==> flow/design.v <==
module i2c_master(dout,sda,scl,sda_drv,scl_drv,done,ack_err,busy,clk,rst,din,newd,addr,op);
input clk,rst,op,newd;
input [7:0] din;
input [6:0] addr;
output [7:0] dout;
input sda;
input scl;
output sda_drv;
output scl_drv;
output reg done, ack_err, busy;
parameter sys_freq = 40000000; 
parameter i2c_freq = 100000; 
parameter clk_count4 = sys_freq / i2c_freq;
parameter clk_count1 = clk_count4/4;
reg sda_t, scl_t, scl_en;
reg r_scl;
reg [1:0] pulse;
integer count1;
always @(posedge clk) begin
	if(rst) begin
		pulse <= 0;
		count1 <= 0;
	end
	else if(busy == 0) begin
		pulse <= 0;
		count1 <= 0;
	end
	else if(count1 == clk_count1-1) begin
		pulse <= 1;
		count1 <= count1+1;
	end
	else if(count1 == clk_count1*2-1) begin
		pulse <= 2;
		count1 <= count1+1;
	end
	else if(count1 == clk_count1*3-1) begin
		pulse <= 3;
		count1 <= count1+1;
	end
	else if(count1 == clk_count1*4-1) begin
		pulse <= 0;
		count1 <= 0;
	end
	else begin
		count1 <= count1 + 1;
	end
end
typedef enum logic [3:0]
		  {IDLE = 4'd0, 
		  START = 4'd1, 
		  WRITE_ADD = 4'd2, 
		  ACK_1 = 4'd3, 
		  WRITE_DATA = 4'd4, 
		  ACK_2 = 4'd5, 
		  STOP = 4'd6, 
		  MASTER_NACK = 4'd7,
		  READ_DATA = 4'd8} state_type;
state_type state;
reg [7:0] tx_data, rx_data;
reg [7:0] add;
reg sda_en, r_ack;
reg [3:0] bit_count;
always@(posedge clk) begin
	if(rst) begin
		state <= IDLE;
		bit_count <= 0;
		sda_t <= 0;
		scl_t <= 0;
		scl_en <= 1;
		tx_data <= 0;
		add <= 0;
		ack_err <= 0;
		busy <= 0;
		done <= 0;
		sda_en <= 0;
		r_ack <= 0;
		rx_data <= 0;
		r_scl <= 0;
	end
	else
		case(state) 
			IDLE: begin
				done <= 0;
				if(newd) begin
					state <= START;
					tx_data <= din;
					add <= {addr,op};
					busy <= 1;
					ack_err <= 0;
				end
				else begin
					state <= IDLE;
					tx_data <= 0;
					add <= 0;
					busy <= 0;
					ack_err <= 0;
				end
			end
			START: begin
				sda_en <= 1'b1;
				case(pulse)
					0: begin sda_t <= 1'b1; scl_t <= 1; end
					1: begin sda_t <= 1'b1; scl_t <= 1; end
					2: begin sda_t <= 1'b0; scl_t <= 1; end
					3: begin sda_t <= 1'b0; scl_t <= 1; end
				endcase
				if(count1 == clk_count1*4-1) begin
					sda_en <= 1;
					state <= WRITE_ADD;
					scl_t <= 0;
				end
				else begin
					state <= START;
				end
			end 
			WRITE_ADD: begin
				if(bit_count<=7) begin
					case(pulse) 
					0: begin scl_t <= 0; sda_t <= 1'b0; end
					1: begin scl_t <= 0; sda_t <= add[7-bit_count]; end
					2: begin scl_t <= 1;  end
					3: begin scl_t <= 1;  end
					endcase
					if(count1 == clk_count1*4-1) begin
						bit_count <= bit_count + 1;
						scl_t <= 0;
						state <= WRITE_ADD;
					end
					else begin
						state <= WRITE_ADD;
					end
				end
				else begin
					bit_count <= 0;
					state <= ACK_1;
					scl_t <= 0;
					sda_en <= 0;
				end
			end
			ACK_1: begin
				sda_en <= 0;
				case(pulse) 
					0: begin 
						scl_en <= 0;  
						if(count1 == 20)
							r_scl <= scl;
						else 	
							r_scl <= r_scl;
					end
					1: begin 
						scl_en <= 1;
						sda_t<= 1'b0; r_ack <= sda;
						scl_t <= (r_scl == 1'b1) ? 1'b0: 1'b0;
					end
					2: begin 
						scl_en <= 1;
						scl_t <= (r_scl == 1'b1) ? 1'b1: 1'b0;
					end
					3: begin 
						scl_en <= 1;
						scl_t <= (r_scl == 1'b1) ? 1'b1: 1'b0;
					end
				endcase
				if(count1 == clk_count1*4-1) begin
					if(r_scl == 1'b0) 
						state <= ACK_1;
					else if(r_ack == 0 && add[0] == 0) begin
						state <= WRITE_DATA;
						sda_en <= 1;
						scl_t <= 0;
						bit_count <= 0;
					end
					else if(r_ack == 0 && add[0] == 1) begin
						state <= READ_DATA;
						sda_en <= 0;
						scl_t <= 0;
						bit_count <= 0;
					end
					else begin
						state <= STOP;
						sda_en <= 1;
						ack_err <= 1;
					end
				end
				else begin
					state <= ACK_1;
				end
			end
			WRITE_DATA: begin
				sda_en <= 1'b1;
				if(bit_count <= 7) begin
					case(pulse) 
						0: begin scl_t <= 0; sda_t <= 1'b0; end
						1: begin scl_t <= 0; sda_t <= tx_data[7-bit_count]; end
						2: begin scl_t <= 1;  end
						3: begin scl_t <= 1;  end
					endcase
					if(count1 == clk_count1*4-1) begin
						bit_count <= bit_count + 1;
						state <= WRITE_DATA;
						scl_t <= 0;
					end
					else 
						state <= WRITE_DATA;
				end
				else begin
					state <= ACK_2;
					bit_count <= 0;
					sda_en <= 0;
				end
			end
			READ_DATA: begin
				sda_en <= 0;
				if(bit_count <= 7) begin
					case(pulse) 
						0: begin scl_t <= 0; sda_t <= 1'b0; end
						1: begin scl_t <= 0; sda_t <= 1'b0;end
						2: begin scl_t <= 1; rx_data <= (count1 == 200)?{rx_data[6:0],sda}: rx_data; end
						3: begin scl_t <= 1;  end
					endcase
					if(count1 == clk_count1*4-1) begin
						bit_count <= bit_count + 1;
						state <= READ_DATA;
						scl_t <= 0;
					end
					else 
						state <= READ_DATA;
				end
				else begin
					state <= MASTER_NACK;
					bit_count <= 0;
					sda_en <= 1;
				end
			end
			ACK_2: begin
				sda_en <= 0;
				case(pulse) 
					0: begin scl_t <= 0; sda_t <= 1'b0; end
					1: begin scl_t <= 0; sda_t <= 1'b0;end
					2: begin scl_t <= 1; sda_t<= 1'b0; r_ack <= 0; end
					3: begin scl_t <= 1;  end
				endcase
				if(count1 == clk_count1*4-1) begin
					scl_t <= 1;
					sda_t <= 0;
					if(r_ack == 0) begin
						state <= STOP;
						sda_en <= 1;
					end
					else begin
						state <= STOP;
						sda_en <= 1;
						ack_err <= 1;
					end
				end
				else begin
					state <= ACK_2;
				end
			end
			MASTER_NACK: begin
				sda_en <= 1;
				case(pulse) 
					0: begin scl_t <= 0; sda_t <= 1'b1; end
					1: begin scl_t <= 0; sda_t <= 1'b1; end
					2: begin scl_t <= 1; sda_t <= 1'b1; end
					3: begin scl_t <= 1; sda_t <= 1'b1; end
				endcase
				if(count1== clk_count1*4-1) begin
					scl_t <= 1;
					sda_t <= 0;
					state <= STOP;
				end
				else 
					state <= MASTER_NACK;
			end
			STOP: begin
				case(pulse) 
					0: begin scl_t <= 1; sda_t <= 1'b0; end
					1: begin scl_t <= 1; sda_t <= 1'b0; end
					2: begin scl_t <= 1; sda_t <= 1'b1; end
					3: begin scl_t <= 1; sda_t <= 1'b1; end
				endcase
				if(count1== clk_count1*4-1) begin
					state <= IDLE;
					done <= 1;
					busy <= 0;
					sda_en <= 1;
					scl_t <= 0;
				end
				else 
					state <= STOP;
			end
		endcase
end
assign sda_drv = (sda_en)?(sda_t==1'b0)?1'b0:1'b1:1'b1;
assign scl_drv = (scl_en==1'b1) ? scl_t : 1'b1;
assign dout = rx_data;
endmodule
module i2c_Slave(scl,sda,sda_drv,scl_drv,ack_err,clk,rst,stretch,done);
input scl,clk,rst,stretch;
input sda;
output sda_drv, scl_drv;
output reg done,ack_err;
reg sda_en,sda_t,scl_t,scl_en;
parameter sys_freq = 40000000;
parameter i2c_freq = 100000;  
parameter clk_count4 = sys_freq/i2c_freq;
parameter clk_count1 = clk_count4/4;
integer count1,i;
reg [1:0] pulse;
reg [7:0] mem[128];
reg busy;
reg [7:0] din,dout;
reg r_mem,w_mem;
reg [6:0] addr;
reg [7:0] r_addr;
always@(posedge clk) begin
	if(rst) begin
		for(i = 0;i<128;i=i+1) 
			mem[i] <= i;
		dout <= 8'b0;
	end
	else if(r_mem == 1'b1)
		dout <= mem[addr];
	else if(w_mem == 1'b1)
		mem[addr] <= din;
end
always@(posedge clk) begin
	if(rst) begin
		pulse <= 0;
		count1 <= 0;
	end
	else if(busy == 1'b0) begin
		pulse <= 2;
		count1 <= 202;
	end
	else if(count1 == clk_count1-1)begin
		pulse <= 1;
		count1 <= count1 + 1;
    end
	else if(count1 == clk_count1*2-1)begin
		pulse <= 2;
		count1 <= count1 + 1;
    end
	else if(count1 == clk_count1*3-1)begin
		pulse <= 3;
		count1 <= count1 + 1;
    end
	else if(count1 == clk_count1*4-1) begin
		pulse <= 0;
		count1 <= 0;
	end
	else begin
		count1 <= count1 + 1;
	end
end
typedef enum logic [3:0] {idle = 0, read_addr = 1, send_ack1 = 2, send_data = 3, master_ack = 4, read_data = 5, send_ack2 = 6, wait_p = 7, detect_stop = 8,wait_stretch = 9} state_type;
state_type state;
reg [3:0] bitcnt;
reg r_ack;
always@(posedge clk) begin
	if(rst) begin
		state <= idle;
		bitcnt <= 0;
		busy <= 0;
		din <= 8'd0;
		done <= 0;
		ack_err <= 0;
		sda_en <= 0;
		sda_t <= 0;
		r_mem <= 0;
		r_addr <= 0;
		addr <= 0;
		scl_t <= 0;
		scl_en <= 0;
		w_mem <= 0;
		r_ack <= 0;
	end
	else begin
		case(state) 
			idle: begin
				done <= 0;
				sda_en <= 1'b0;
				scl_en <= 0;
				if(sda == 1'b0 && scl == 1'b1) begin
					state <= wait_p;
					busy <= 1;
				end
				else 
					state <= idle;
			end
			wait_p: begin
				if(pulse == 2'b11 && count1 == 399) begin
					state <= read_addr;
				end
				else 
					state <= wait_p;
			end
			read_addr: begin
				sda_en <= 0;
				if(bitcnt <= 7) begin
					case(pulse)
						0: begin end
						1: begin end
						2: begin r_addr <= (count1==200)?{r_addr[6:0],sda}:r_addr; end
						3: begin end
					endcase
					if(count1 == clk_count1*4-1) begin
						bitcnt <= bitcnt + 1;
						state <= read_addr;
					end
					else 
						state <= read_addr;
			     end
					else begin
						if(stretch == 1'b1) begin
							state <= wait_stretch;
							bitcnt <= 0;
							scl_en <= 1;
							addr <= r_addr[7:1];
						end
						else begin
							state <= send_ack1;
							bitcnt <= 0;
							sda_en <= 1;
							scl_en <= 0;
							addr <= r_addr[7:1];
						end
					end
			end
			wait_stretch: begin
				case(pulse) 
					0: begin 
						scl_en <= 1;
						scl_t <= 0;
					end
					1: begin 
					   scl_en <= 1;
					   scl_t <= 0;
					 end
					2: begin scl_en <= 0;end
					3: begin end
				endcase
				if(count1 == clk_count1*4-1) begin
						if(stretch == 1'b1)
							state <= wait_stretch;
						else begin
							state <= send_ack1;
							scl_en <= 1'b0;
							sda_en <= 1'b1;
						end
					end
					else 
					   state <= wait_stretch;
			end
			send_ack1: begin
				sda_en <= 1;
				case(pulse)
					0: begin sda_t <= 0; scl_en <= 1; scl_t <= 1; end
					1: begin scl_en <= 0; end
					2: begin end
					3: begin end
				endcase
				if(count1 == clk_count1*4-1) begin
					if(r_addr[0] == 1'b0) begin
						state <= read_data;
						r_mem <= 1'b0;
					end
					else begin
						state <= send_data;
						r_mem <= 1'b1;
					end
				end
				else 
					state <= send_ack1;
			end
			send_data: begin
				sda_en <= 1;
				if(bitcnt <= 7) begin
					r_mem <= 0;
					case(pulse)
					0: begin end
					1: begin sda_t <= (count1==100)?dout[7-bitcnt] : sda_t; end
					2: begin end
					3: begin end
					endcase
					if(count1 == clk_count1*4-1) begin
						bitcnt<= bitcnt + 1;
						state <= send_data;
					end
					else begin
						state <= send_data;
					end
				end
				else begin
					state <= master_ack;
					bitcnt <= 0;
					sda_en <= 0;
				end
			end
			read_data: begin
				sda_en <= 0;
				if(bitcnt<= 7) begin
					case(pulse)
					0: begin end
					1: begin end
					2: begin din <=(count1==200)?{din[6:0],sda}:din; end
					3: begin end
					endcase
					if(count1 == clk_count1*4-1) begin
						state<= read_data;
						bitcnt <= bitcnt + 1;
					end
					else	
						state <= read_data;
				end
				else begin
					state <= send_ack2;
					bitcnt <= 0;
					sda_en <= 1;
					w_mem <= 1;
				end
			end
			send_ack2: begin
			sda_en <= 1;
				case(pulse)
					0: begin sda_t <= 0; end
					1: begin w_mem <= 0; end
					2: begin end
					3: begin end
				endcase
				if(count1 == clk_count1*4-1) begin
					state <= detect_stop;
					sda_en <= 0;
				end
				else 
					state <= send_ack2;
			end
			master_ack: begin
				case(pulse)
					0: begin end
					1: begin end
					2: begin r_ack <=(count1==200)?sda:r_ack; end
					3: begin end
				endcase
				if(count1 == clk_count1*4-1) begin
					if(r_ack == 1'b1) begin
						state <= detect_stop;
						sda_en <= 0;
						ack_err <= 1;
					end
					else begin
						state <= detect_stop;
						sda_en <= 0;
						ack_err <= 0;
					end
				end
				else 
					state <= master_ack;
			end
			detect_stop: begin
				sda_en <= 0;
				if(count1 == 399 && pulse == 2'b11) begin
					state <= idle;
					done <= 1;
					busy <= 0;
				end
				else 
					state <= detect_stop;
			end
			default: state <= idle;
		endcase
	end
end
assign sda_drv = (sda_en==1'b1)?sda_t:1'b1;
assign scl_drv = (scl_en == 1'b1) ? scl_t: 1'b1;
endmodule
`timescale 1ns / 1ps
module i2c_top(
input clk, rst, newd, op, stretch,
input [6:0] addr,
input [7:0] din,
output [7:0] dout,
output busy,ack_err,
output done,
output sda, scl
);
wire ack_errm, ack_errs;
wire sda_m, scl_m, sda_s, scl_s;
i2c_master master (dout,sda,scl,sda_m,scl_m,done,ack_errm,busy,clk,rst,din,newd,addr,op);
i2c_Slave slave (.clk(clk),.rst(rst),.stretch(stretch),.sda(sda),.scl(scl),.sda_drv(sda_s),.scl_drv(scl_s),.ack_err(ack_errs),.done() );
assign sda = sda_m & sda_s;
assign scl = scl_m & scl_s;
assign ack_err = ack_errs | ack_errm;
endmodule
## Tool chain data of i2c_top

Tool output for the design above before and after an edit, in the order of the flow.
Lines under "unedited" count in the file above, lines under "edited" in the edited file.
"difference": "edited" minus "unedited" as printed here. "relative change": 100 x difference / "unedited".
Operators: Yosys type, input widths -> output width; for muxes data width and select width s.
Library cell names are shortened.
A cell with -- has no value.

| inputs | value |
|---|---|
| top | i2c_top |
| clock port | clk |
| standard-cell library | sky130hd |
| timing corner | tt_025C_1v80 |

## The edit

Unified diff, file above to edited file.
This change comes from a script, not from a designer. The edited design behaves differently; no optimisation was intended.

```diff
@@ -62,21 +62,4 @@
 reg [3:0] bit_count;
 always@(posedge clk) begin
-	if(rst) begin
-		state <= IDLE;
-		bit_count <= 0;
-		sda_t <= 0;
-		scl_t <= 0;
-		scl_en <= 1;
-		tx_data <= 0;
-		add <= 0;
-		ack_err <= 0;
-		busy <= 0;
-		done <= 0;
-		sda_en <= 0;
-		r_ack <= 0;
-		rx_data <= 0;
-		r_scl <= 0;
-	end
-	else
 		case(state) 
 			IDLE: begin
```

## Elaborated design

Source: Yosys, flattened and elaborated, memories not mapped. Widths are those after wreduce. Registers that Yosys merges into a memory's read port (data or address) are not register bits. Print and check cells do not count.
Memory sizes are those after Yosys's memory passes, which may raise the word count (mostly to a power of two), join words into wider ones and drop unused or constant bits.

Storage and ports:

| item | unedited | edited | difference | relative change (%) |
|---|---|---|---|---|
| register bits after elaboration | 149 | 149 | 0 | 0.00 |
| memory bits (writable) | 1024 | 1024 | 0 | 0.00 |
| memory cells | 1 | 1 | 0 | 0.00 |
| bits of input ports | 20 | 20 | 0 | 0.00 |
| output and inout port bits | 13 | 13 | 0 | 0.00 |
| elaborated cells | 350 | 348 | -2 | -0.57 |

Cells by class:

| item | unedited | edited | difference | relative change (%) |
|---|---|---|---|---|
| add/subtract/negate cells | 6 | 6 | 0 | 0.00 |
| magnitude comparators | 2 | 2 | 0 | 0.00 |
| equality and inequality tests | 73 | 73 | 0 | 0.00 |
| shifts and indexed selects | 3 | 3 | 0 | 0.00 |
| muxes and demuxes | 156 | 154 | -2 | -1.28 |
| bitwise logic cells | 9 | 9 | 0 | 0.00 |
| reduce/logical cells | 65 | 65 | 0 | 0.00 |

Operators by type and width:

| kind | unedited | edited | difference | relative change (%) |
|---|---|---|---|---|
| $mux 8 | 6 | 4 | -2 | -33.33 |
| $ne 3x2->1 const B | 3 | 2 | -1 | -33.33 |
| $ne 3x3->1 const B | 3 | 4 | +1 | +33.33 |

Unchanged operator kinds not shown: 55.

## Longest topological paths

Yosys ltp: most cells in a row. Word level: on the elaborated netlist, between registers, memories and ports. Mapped: between sequential cells and ports; inverters and the memories' decode and read muxes count.

Logic depth:

| item | unedited | edited | difference | relative change (%) |
|---|---|---|---|---|
| depth after elaboration | 8 | 8 | 0 | 0.00 |
| ABC_AREA | 0 | 0 | -- | -- |
| mapped depth | 12 | 12 | 0 | 0.00 |
| depth with buffers taken out | 7 | 8 | +1 | +14.29 |

## Netlist

Source: synth_stat.txt of the flow (Yosys; design flattened, memories mapped). It holds for the ABC_AREA given above (unset counts as 0); a run with the other value may have another netlist.

Cell types:

| type | unedited | edited | difference | relative change (%) |
|---|---|---|---|---|
| and2_1 | 216 | 436 | +220 | +101.85 |
| nor3_1 | 178 | 31 | -147 | -82.58 |
| and3_1 | 244 | 179 | -65 | -26.64 |
| clkbuf_1 | 402 | 345 | -57 | -14.18 |
| o22ai_1 | 30 | 83 | +53 | +176.67 |
| mux4_2 | 97 | 45 | -52 | -53.61 |
| mux2i_1 | 172 | 211 | +39 | +22.67 |
| edfxtp_1 | 1024 | 1061 | +37 | +3.61 |
| dfxtp_1 | 172 | 135 | -37 | -21.51 |
| nor2_1 | 242 | 276 | +34 | +14.05 |
| a221oi_1 | 67 | 94 | +27 | +40.30 |
| buf_6 | 1 | 27 | +26 | +2600.00 |
| nand3_1 | 86 | 62 | -24 | -27.91 |
| or3_1 | 437 | 457 | +20 | +4.58 |
| o21ai_0 | 195 | 215 | +20 | +10.26 |
| a22oi_1 | 57 | 75 | +18 | +31.58 |
| a221o_1 | 24 | 8 | -16 | -66.67 |
| mux2_2 | 67 | 54 | -13 | -19.40 |

Unchanged cell types not shown: 10.
Not every row of either side is listed.

Synthesis totals:

| item | unedited | edited | difference | relative change (%) |
|---|---|---|---|---|
| cells in the netlist | 4555 | 4577 | +22 | +0.48 |
| mapped area (um2) | 55908.6 | 56030.0 | +121.4 | +0.22 |
| area of sequential cells (um2) | 34192.8 | 34563.1 | +370.3 | +1.08 |
| flip-flop cells | 1196 | 1196 | 0 | 0.00 |
| buffers | 507 | 480 | -27 | -5.33 |

By module: a second synthesis without flattening, with its own total; a netlist apart from the flattened one above.

Unflattened totals:

| item | unedited | edited | difference | relative change (%) |
|---|---|---|---|---|
| cells (unflattened synthesis) | 4541 | 4572 | +31 | +0.68 |
| area total of the unflattened synthesis (um2) | 55931.1 | 56107.6 | +176.5 | +0.32 |

Each row is one instance without its submodules.

Modules, unedited:

| module | instances | cells | area (um2) | seq. area (um2) |
|---|---|---|---|---|
| i2c_Slave | 1 | 4077 | 51938.6 | 32571.2 |
| i2c_master | 1 | 461 | 3973.8 | 1641.6 |
| i2c_top | 1 | 3 | 18.8 | 0.0 |

Modules, edited:

| module | instances | cells | area (um2) | seq. area (um2) |
|---|---|---|---|---|
| i2c_Slave | 1 | 4190 | 52220.1 | 32571.2 |
| i2c_master | 1 | 379 | 3868.7 | 2011.9 |
| i2c_top | 1 | 3 | 18.8 | 0.0 |

## Worst setup path after synthesis

OpenSTA on the mapped netlist: ideal clock, no wires. The path of least setup slack (recovery checks aside). Input and output delay are each 20% of the period. Register names are those of the netlist, which keeps one name where synthesis merged equal registers.

Path post-synthesis:

| item | unedited | edited | difference | relative change (%) |
|---|---|---|---|---|
| kind | input to register | input to register | -- | -- |
| start | in rst | in rst | -- | -- |
| end | mem slave.mem[15][0] | mem slave.mem[103][0] | -- | -- |
| period (ns) | 10.0 | 10.0 | 0.0 | 0.00 |
| external input delay (ns) | 2.000 | 2.000 | 0.000 | 0.00 |
| library setup time (ns) | 0.384 | 0.384 | 0.000 | -- |
| launch time at the first pin (ns) | 2.000 | 2.000 | 0.000 | 0.00 |
| arrival time (ns) | 3.780 | 3.812 | +0.032 | +0.85 |
| required time (ns) | 9.616 | 9.616 | 0.000 | 0.00 |
| setup slack (ns) | 5.836 | 5.804 | -0.032 | -- |
| delay of the path (ns) | 2.164 | 2.196 | +0.032 | +1.48 |
| stages on the path | 7 | 6 | -1 | -14.29 |
| path buffers | 3 | 3 | 0 | 0.00 |
| synthesis period reached (ns) | 4.164 | 4.196 | +0.032 | +0.77 |

"delay of the path" = arrival - input delay + setup time.
"stages on the path" counts driving pins, that of a launching flip-flop among them; a cell with two outputs on the path counts twice.
"synthesis period reached" is the clock period less the worst setup slack; recovery checks do not enter. This is arithmetic on one report: input and output delays are still those of the set period (20% each).
The rows between start and end are the longest chain of elaborated cells between them; the timing report does not say that the signal goes this way. Where chains are equally long, one stands for them.
Each line given opens the expression or statement behind the cell; cells for indexed reads and writes are added by Yosys, which also makes memories of some case tables.
unedited: The path ends at the enable pin of a flip-flop; only ways to that pin are counted.

| on the way, post-synthesis, unedited | value |
|---|---|
| cells stage by stage | clkinv_1 and3_1 clkbuf_1 nand2_1 clkbuf_1 clkbuf_1 o21ai_0 |
| length of the longest elaborated chain | 1 |
| elaborated cells on any way between the ends | 3 |
| RTL lines with such cells | 1 |
| classes of those cells | mux: 3 |

RTL lines, path post-synthesis, unedited:

| item | RTL line | text |
|---|---|---|
| from (decl) | 580 | `input clk, rst, newd, op, stretch,` |
| $mux 7 | 318 | `if(rst) begin` |
| to (decl) | 311 | `reg [7:0] mem[128];` |

edited: The path ends at the enable pin of a flip-flop; only ways to that pin are counted.

| on the way, post-synthesis, edited | value |
|---|---|
| cells stage by stage | clkbuf_1 nor3b_2 nand3_1 clkbuf_1 clkbuf_1 o21ai_0 |
| length of the longest elaborated chain | 1 |
| elaborated cells on any way between the ends | 3 |
| RTL lines with such cells | 1 |
| classes of those cells | mux: 3 |

RTL lines, path post-synthesis, edited:

| item | RTL line | text |
|---|---|---|
| from (decl) | 563 | `input clk, rst, newd, op, stretch,` |
| $mux 7 | 301 | `if(rst) begin` |
| to (decl) | 294 | `reg [7:0] mem[128];` |

## Path in the finished layout

From the final timing report of the runs of set A: the path of least setup slack in the routed layout; clock arrival at registers is part of the times.

Path post-layout:

| item | unedited | edited | difference | relative change (%) |
|---|---|---|---|---|
| kind | register to register | register to register | -- | -- |
| start | reg slave.addr[2] | reg slave.addr[0] | -- | -- |
| end | reg slave.dout[7] | reg slave.dout[7] | -- | -- |
| period (ns) | 5.16 | 5.16 | 0.00 | 0.00 |
| library setup time (ns) | 0.17 | 0.09 | -0.08 | -- |
| launch time at the first pin (ns) | 0.76 | 0.77 | +0.01 | +1.32 |
| arrival time (ns) | 4.38 | 4.46 | +0.08 | +1.83 |
| required time (ns) | 5.79 | 5.85 | +0.06 | +1.04 |
| setup slack (ns) | 1.41 | 1.39 | -0.02 | -- |
| stages on the path | 9 | 9 | 0 | 0.00 |
| path buffers | 2 | 1 | -1 | -50.00 |

A register here has more assigning lines than the two given.

| on the way, post-layout, unedited | value |
|---|---|
| cells stage by stage | dfxtp_4 buf_4 inv_2 buf_4 a221oi_1 nor2_1 o21ai_0 nor4bb_1 a41oi_1 |

RTL lines, path post-layout, unedited:

| item | RTL line | text |
|---|---|---|
| from (decl) | 315 | `reg [6:0] addr;` |
| from (assign) | 420 | `addr <= r_addr[7:1];` |
| from (assign) | 427 | `addr <= r_addr[7:1];` |
| to (decl) | 313 | `reg [7:0] din,dout;` |

unedited: Chain of elaborated cells between the ends: none given.

| on the way, post-layout, edited | value |
|---|---|
| cells stage by stage | dfxtp_4 and2_2 buf_4 nand2_1 a21oi_1 a2111oi_0 nor4bb_1 nor4_1 a311oi_1 |

RTL lines, path post-layout, edited:

| item | RTL line | text |
|---|---|---|
| from (decl) | 298 | `reg [6:0] addr;` |
| from (assign) | 403 | `addr <= r_addr[7:1];` |
| from (assign) | 410 | `addr <= r_addr[7:1];` |
| to (decl) | 296 | `reg [7:0] din,dout;` |

edited: Chain of elaborated cells between the ends: none given.

## Flow runs

Runs of the flow (Yosys, OpenROAD) on both versions; the two runs of a pair have the same settings. The constraints put input and output delay at 20% of the set period each and load the outputs with 0.01 pF.

| flow settings, set A | value |
|---|---|
| CORE_UTILIZATION | 40 |
| period_ns | 5.16 |
| CAP_MARGIN | 20 |
| CORE_MARGIN | 2 |
| SLEW_MARGIN | 20 |

Final reports, set A:

| item | unedited | edited | difference | relative change (%) |
|---|---|---|---|---|
| chip area in the Yosys report (um2) | 55908.6 | 56030.0 | +121.4 | +0.22 |
| die outline area (um2) | 142778.0 | 143084.0 | +306.0 | +0.21 |
| std-cell area (final layout) (um2) | 63146.8 | 62220.9 | -925.9 | -1.47 |
| post-route utilization | 0.454 | 0.447 | -0.007 | -- |
| worst setup slack after layout (ns) | 1.410 | 1.392 | -0.018 | -- |
| post-route setup TNS (ns) | 0.000 | 0.000 | 0.000 | -- |
| total power of the final layout (mW) | 20.761 | 20.287 | -0.474 | -2.28 |

| flow settings, set B | value |
|---|---|
| CELL_PAD_IN_SITES_GLOBAL_PLACEMENT | 2 |
| CORE_UTILIZATION | 25 |
| CTS_CLUSTER_DIAMETER | 51 |
| GPL_TIMING_DRIVEN | 0 |
| PLACE_DENSITY_LB_ADDON | 0.27 |
| SETUP_SLACK_MARGIN | 0.9 |
| SLEW_MARGIN | 30 |
| period_ns | 4.93 |
| CAP_MARGIN | 20 |
| CORE_MARGIN | 2 |

Final reports, set B:

| item | unedited | edited | difference | relative change (%) |
|---|---|---|---|---|
| chip area in the Yosys report (um2) | 55908.6 | 56030.0 | +121.4 | +0.22 |
| die outline area (um2) | 227434.0 | 227925.0 | +491.0 | +0.22 |
| std-cell area (final layout) (um2) | 69720.6 | 67472.2 | -2248.4 | -3.22 |
| post-route utilization | 0.314 | 0.303 | -0.011 | -- |
| worst setup slack after layout (ns) | 0.641 | 0.694 | +0.053 | -- |
| post-route setup TNS (ns) | 0.000 | 0.000 | 0.000 | -- |
| total power of the final layout (mW) | 24.640 | 23.712 | -0.928 | -3.77 |

"total power of the final layout" is the tool's figure for a default switching activity; nothing was simulated.
